==> flow/design.v <==
module alu_top (
    input             clk,
    input      [7:0]  a,
    input      [7:0]  b,
    input      [3:0]  sel,
    output reg [15:0] out
);
    reg  [7:0]  a_q, b_q;
    reg  [3:0]  sel_q;
    wire [15:0] alu_out;
    always @(posedge clk) begin
        a_q   <= a;
        b_q   <= b;
        sel_q <= sel;
        out   <= alu_out;
    end
    alu u_alu (.a(a_q), .b(b_q), .sel(sel_q), .out(alu_out));
endmodule

`timescale 1ns / 1ps
module alu(
    input [7:0] a,b,
    input [3:0] sel,
    output reg [15:0] out
    );
    always@(*)
        begin
            case(sel)
                4'b0000 : out=a+b;
                4'b0001 : out=a+1;
                4'b0010 : out=a-b;
                4'b0011 : out=a*b;
                4'b0100 : out=(b==0) ? 16'd0 : a/b;
                4'b0101 : out=(b==0) ? 16'd0 : a%b;
                4'b0110 : out=a&b;
                4'b0111 : out=a|b;
                4'b1000 : out=~(a&b);
                4'b1001 : out=~(a|b);
                4'b1010 : out=a^b;
                default: out=0;
            endcase        
        end    
endmodule
; Step by step through the tools: alu_top
; Module alu_top before and after one edit of its RTL, step after step.
; "before" refers to lines of the RTL above, "after" to lines of the edited file.
; "diff": "after" minus "before" as printed here. "rel_change_pct": 100 x difference / "before".
; Operators carry their Yosys type and port widths (W data, S select, Z words).
; Library cell names are shortened.
; Not given: -
[inputs]
top_module = alu_top
clk_port = clk
lib = sky130hd
lib_corner = tt_025C_1v80

; Diff
; The edit as a unified diff against the file above.
; A script made this edit. It changes what the design does and was not meant as an optimisation.
; begin of diff
@@ -17,5 +17,4 @@
     alu u_alu (.a(a_q), .b(b_q), .sel(sel_q), .out(alu_out));
 endmodule
-
 `timescale 1ns / 1ps
 module alu(
@@ -27,5 +26,5 @@
         begin
             case(sel)
-                4'b0000 : out=a+b;
+                4'b0000 : out=a*b;
                 4'b0001 : out=a+1;
                 4'b0010 : out=a-b;
; end of diff

; Elaborated design
; Yosys after proc, flatten, opt, wreduce and memory -nomap, before mapping. Enables and synchronous resets that opt folds into registers are not counted as muxes. Memory bits, and registers merged into a memory's read port (data or address), are not among the register bits. Print and check cells are not counted. Equal cells are merged and count once.
[op_classes]
columns = element, before, after, diff, rel_change_pct
row1 = n_eq, 10, 10, 0, 0.00
row2 = mul, 1, 1, 0, 0.00
row3 = div, 2, 2, 0, 0.00
row4 = addsub, 3, 2, -1, -33.33
row5 = reduce_and_logical, 2, 3, 1, 50.00
row6 = n_logic, 5, 5, 0, 0.00
row7 = mux, 3, 3, 0, 0.00
[op_table]
columns = op, before, after, diff, rel_change_pct
row1 = $add A8 B8 Y9, 1, 0, -1, -100.00
row2 = $pmux W16 S11, 1, 0, -1, -100.00
row3 = $pmux W16 S10, 0, 1, 1, -
row4 = $reduce_or A2 Y1, 0, 1, 1, -
; Operator kinds equal on both sides are left out: 16.
[word_totals]
columns = element, before, after, diff, rel_change_pct
row1 = reg_bits, 36, 36, 0, 0.00
row2 = elab_cells, 30, 30, 0, 0.00
row3 = output_inout_bits, 16, 16, 0, 0.00
row4 = input_bits, 21, 21, 0, 0.00

; Longest topological paths
; Depth = most cells in a row (Yosys ltp): at word level without a register or memory, in the mapped netlist without a sequential cell, where the memories' decode and read muxes count.
[depth]
columns = element, before, after, diff, rel_change_pct
row1 = word_depth, 3, 3, 0, 0.00
row2 = ABC_AREA, 0, 0, -, -
row3 = mapped_depth, 154, 150, -4, -2.60
row4 = ltp_nobuf, 147, 143, -4, -2.72

; After synthesis
; The flow's flattened synthesis, as Yosys stat reports it; memories are mapped. The netlist is that of the ABC_AREA named above (0 if unset); the other value can give another one.
[synth_totals]
columns = element, before, after, diff, rel_change_pct
row1 = ff_cells, 36, 36, 0, 0.00
row2 = sequential_area_um2, 720.7, 720.7, 0.0, 0.00
row3 = synth_area_um2, 10532.6, 10119.7, -412.9, -3.92
row4 = buffers, 40, 35, -5, -12.50
row5 = cells, 1384, 1308, -76, -5.49
[types]
columns = type, before, after, diff, rel_change_pct
row1 = nor2_1, 156, 138, -18, -11.54
row2 = nor3_1, 64, 49, -15, -23.44
row3 = o21ai_0, 61, 47, -14, -22.95
row4 = xor2_1, 16, 30, 14, 87.50
row5 = o21a_1, 50, 37, -13, -26.00
row6 = a21o_1, 35, 24, -11, -31.43
row7 = nand3_1, 32, 23, -9, -28.12
row8 = nand2_1, 108, 116, 8, 7.41
row9 = nand4_1, 19, 11, -8, -42.11
row10 = and2_1, 8, 16, 8, 100.00
row11 = or3_1, 20, 13, -7, -35.00
row12 = a22o_1, 1, 8, 7, 700.00
row13 = ha_1, 170, 164, -6, -3.53
row14 = a21oi_1, 74, 80, 6, 8.11
row15 = xnor2_1, 51, 45, -6, -11.76
row16 = clkbuf_1, 30, 25, -5, -16.67
row17 = mux2_2, 21, 26, 5, 23.81
row18 = a31oi_1, 9, 14, 5, 55.56
; Cell types equal on both sides are left out: 14.
; The list need not be complete.
; By module: a second synthesis without flattening, with its own total; a netlist apart from the flattened one above.
[hier_totals]
columns = element, before, after, diff, rel_change_pct
row1 = cells_unflattened, 1326, 1340, 14, 1.06
row2 = area_unflattened_um2, 10314.9, 10178.5, -136.4, -1.32
; Each row is one instance without its submodules.
[modules_before]
columns = module, instances, cells, area_um2, mod_seq_area_um2
row1 = alu, 1, 1290, 9594.2, 0.0
row2 = alu_top, 1, 36, 720.7, 720.7
[modules_after]
columns = module, instances, cells, area_um2, mod_seq_area_um2
row1 = alu, 1, 1304, 9457.8, 0.0
row2 = alu_top, 1, 36, 720.7, 720.7

; Worst setup path after synthesis
; Path of least setup slack by OpenSTA after synthesis, without wires, with an ideal clock, recovery checks aside; 20% of the period is set as input and as output delay. Where synthesis merged equal registers, the netlist keeps one of their names.
[synth_path]
columns = element, before, after, diff, rel_change_pct
row1 = path_type, register -> register, register -> register, -, -
row2 = from, register b_q[1], register b_q[0], -, -
row3 = to, register out[2], register out[0], -, -
row4 = setup_time_ns, 0.122, 0.122, 0.000, -
row5 = t_first_pin_ns, 0.000, 0.000, 0.000, -
row6 = path_buffers, 7, 8, 1, 14.29
row7 = path_stages, 140, 135, -5, -3.57
row8 = t_arrival_ns, 30.052, 28.617, -1.435, -4.78
row9 = delay_ns, 30.174, 28.739, -1.435, -4.76
row10 = path_slack_ns, 1.826, 3.261, 1.435, -
row11 = period_ns, 32.0, 32.0, 0.0, 0.00
row12 = t_required_ns, 31.878, 31.878, 0.000, 0.00
row13 = synth_period_reached_ns, 30.174, 28.739, -1.435, -4.76
; "delay_ns" is the arrival time less input delay plus setup time.
; "path_stages" counts driving pins, that of a launching flip-flop among them; a cell with two outputs on the path counts twice.
; "synth_period_reached_ns" is the clock period less the worst setup slack; recovery checks do not enter. This is arithmetic on one report: input and output delays are still those of the set period (20% each).
; The rows between start and end are the longest chain of elaborated cells between them; the timing report does not say that the signal goes this way. Where chains are equally long, one stands for them.
; A line is the first line of the expression or statement that the cell stems from. Yosys adds cells for indexed reads and writes and turns some case tables into memories.
[synth_between_before]
cell_sequence = dfxtp_1 clkinv_1 ha_1 o21a_1 o21ai_0 o21bai_1 ha_1 a21oi_1 or4_1 o31a_1 nor2_1 ha_1 o21a_1 o22ai_1 mux2_2 ha_1 a21oi_1 nand2_1 [104 not listed] inv_1 nand3_1 or3_1 buf_2 clkbuf_1 a21oi_1 fa_1 a21o_1 a21o_1 a21o_1 a21oi_1 o21bai_1 a21oi_1 o21a_1 nand2_2 nor4_4 nor3_1 a311o_1
elab_chain_len = 3
cells_between = 9
cone_classes = add/sub: 2; mul: 1; div: 2; mux: 3; reduce/logical: 1
[synth_rtl_before]
columns = element, line_no
row1 = "start, declared", 8  ; reg  [7:0]  a_q, b_q;
row2 = "start, assigned", 13  ; b_q   <= b;
row3 = $mod A8 B8 Y16, 34  ; 4'b0101 : out=(b==0) ? 16'd0 : a%b;
row4 = $mux W16, 34
row5 = $pmux W16 S11, 28  ; case(sel)
row6 = "end, assigned", 15  ; out   <= alu_out;
row7 = "end, declared", 6  ; output reg [15:0] out
[synth_between_after]
cell_sequence = dfxtp_1 inv_1 ha_1 o21a_1 o21ai_0 nor3_1 ha_1 o21a_1 or4_1 a21oi_2 ha_1 o21a_1 o22ai_1 mux2i_1 inv_1 ha_1 a21oi_1 a21oi_1 [99 not listed] nand2b_1 clkbuf_1 a211oi_2 nand2_1 nor2_1 a21oi_1 fa_1 a21o_1 a21o_1 a21o_1 a21oi_1 o21bai_1 a21oi_1 inv_1 a2111oi_4 nand4_4 mux2i_1 a221o_1
elab_chain_len = 3
cells_between = 13
cone_classes = add/sub: 1; mul: 1; div: 2; mux: 3; logic: 5; reduce/logical: 1
[synth_rtl_after]
columns = element, line_no
row1 = "start, declared", 8  ; reg  [7:0]  a_q, b_q;
row2 = "start, assigned", 13  ; b_q   <= b;
row3 = $mod A8 B8 Y16, 33  ; 4'b0101 : out=(b==0) ? 16'd0 : a%b;
row4 = $mux W16, 33
row5 = $pmux W16 S10, 27  ; case(sel)
row6 = "end, assigned", 15  ; out   <= alu_out;
row7 = "end, declared", 6  ; output reg [15:0] out

; Timing after layout
; Path of least setup slack in the final report of the runs of pair 1 (OpenROAD, finished layout, wires in). Where an end is a register, its clock arrival counts in the times.
[layout_path]
columns = element, before, after, diff, rel_change_pct
row1 = path_type, register -> register, register -> register, -, -
row2 = from, register b_q[4], register b_q[7], -, -
row3 = to, register out[10], register out[6], -, -
row4 = t_first_pin_ns, 0.30, 0.29, -0.01, -3.33
row5 = period_ns, 32.0, 32.0, 0.0, 0.00
row6 = path_stages, 137, 130, -7, -5.11
row7 = path_buffers, 2, 4, 2, 100.00
row8 = setup_time_ns, 0.17, 0.20, 0.03, -
row9 = path_slack_ns, 2.02, 2.16, 0.14, -
row10 = t_arrival_ns, 30.11, 29.93, -0.18, -0.60
row11 = t_required_ns, 32.12, 32.09, -0.03, -0.09
; The rows between start and end are the longest chain of elaborated cells between them; the timing report does not say that the signal goes this way. Where chains are equally long, one stands for them.
[layout_between_before]
cell_sequence = dfxtp_1 or4_4 or3_4 o21bai_1 ha_1 o211ai_1 nand2_1 nor3_2 o2bb2ai_2 nand2_1 ha_1 or3_1 o22ai_2 mux2_2 ha_1 o211ai_1 nand2_1 a41o_1 [101 not listed] o21ai_2 inv_2 nand3_1 or3_4 nor2_1 a21oi_1 fa_1 a21o_1 a21o_1 a21o_1 a21oi_1 o21bai_1 a21oi_2 o21a_1 and2_1 nor3_1 a2111oi_2 o21ai_1
elab_chain_len = 3
cells_between = 8
cone_classes = add/sub: 1; mul: 1; div: 2; mux: 3; reduce/logical: 1
[layout_rtl_before]
columns = element, line_no
row1 = "start, declared", 8  ; reg  [7:0]  a_q, b_q;
row2 = "start, assigned", 13  ; b_q   <= b;
row3 = $mod A8 B8 Y16, 34  ; 4'b0101 : out=(b==0) ? 16'd0 : a%b;
row4 = $mux W16, 34
row5 = $pmux W16 S11, 28  ; case(sel)
row6 = "end, assigned", 15  ; out   <= alu_out;
row7 = "end, declared", 6  ; output reg [15:0] out
[layout_between_after]
cell_sequence = dfxtp_1 or4_4 nor3_1 ha_1 o21a_1 or4_1 a21oi_2 ha_1 o21a_1 o22ai_2 mux2i_1 inv_1 ha_1 a21oi_1 a21oi_1 o21ai_2 and4_4 nor2_1 [94 not listed] nand2_1 nand2b_1 a211oi_2 nand2_1 nor2_1 a21oi_1 fa_1 a21o_1 a21o_1 a21o_1 a21oi_1 o21bai_1 a21oi_1 inv_1 a2111oi_4 nand4_4 mux2i_1 o221ai_1
elab_chain_len = 3
cells_between = 6
cone_classes = div: 2; mux: 3; reduce/logical: 1
[layout_rtl_after]
columns = element, line_no
row1 = "start, declared", 8  ; reg  [7:0]  a_q, b_q;
row2 = "start, assigned", 13  ; b_q   <= b;
row3 = $mod A8 B8 Y16, 33  ; 4'b0101 : out=(b==0) ? 16'd0 : a%b;
row4 = $mux W16, 33
row5 = $pmux W16 S10, 27  ; case(sel)
row6 = "end, assigned", 15  ; out   <= alu_out;
row7 = "end, declared", 6  ; output reg [15:0] out

; Measured runs
; Both versions went through the flow (Yosys, OpenROAD) with the same settings in each pair. Constraints: input delay and output delay 20% of the set period each, output load 0.01 pF.
[settings_pair_1]
period_ns = 32.0
CAP_MARGIN = 20
CORE_MARGIN = 2
CORE_UTILIZATION = 40
SLEW_MARGIN = 20
[results_pair_1]
columns = element, before, after, diff, rel_change_pct
row1 = finish.utilization_pct, 45.4, 44.8, -0.6, -
row2 = hold_worst_slack_ns, 0.762, 0.703, -0.059, -
row3 = setupTns_ns, 0.000, 0.000, 0.000, -
row4 = stdcell_area_um2, 11807.6, 11222.0, -585.6, -4.96
row5 = achieved_period_ns, 29.984, 29.837, -0.147, -0.49
row6 = dieArea_um2, 27645.7, 26586.9, -1058.8, -3.83
row7 = synthArea_um2, 10532.6, 10119.7, -412.9, -3.92
row8 = ws_setup_ns, 2.016, 2.163, 0.147, -
[settings_pair_2]
ABC_AREA = 0
CAP_MARGIN = 0
CELL_PAD_IN_SITES_GLOBAL_PLACEMENT = 0
CORE_UTILIZATION = 22
GPL_ROUTABILITY_DRIVEN = 0
PLACE_DENSITY = 0.73
SETUP_SLACK_MARGIN = 5.0
SLEW_MARGIN = 20
period_ns = 31.1
CORE_MARGIN = 2
[results_pair_2]
columns = element, before, after, diff, rel_change_pct
row1 = finish.utilization_pct, 31.8, 29.7, -2.1, -
row2 = hold_worst_slack_ns, 0.878, 0.721, -0.157, -
row3 = setupTns_ns, 0.000, 0.000, 0.000, -
row4 = stdcell_area_um2, 15128.3, 13462.9, -1665.4, -11.01
row5 = achieved_period_ns, 27.684, 26.123, -1.561, -5.64
row6 = dieArea_um2, 49642.1, 47729.1, -1913.0, -3.85
row7 = synthArea_um2, 10532.6, 10119.7, -412.9, -3.92
row8 = ws_setup_ns, 3.416, 4.977, 1.561, -
; By "achieved_period_ns" is meant the clock period of the run minus its worst setup slack. This is arithmetic on one report: input and output delays are still those of the set period (20% each).
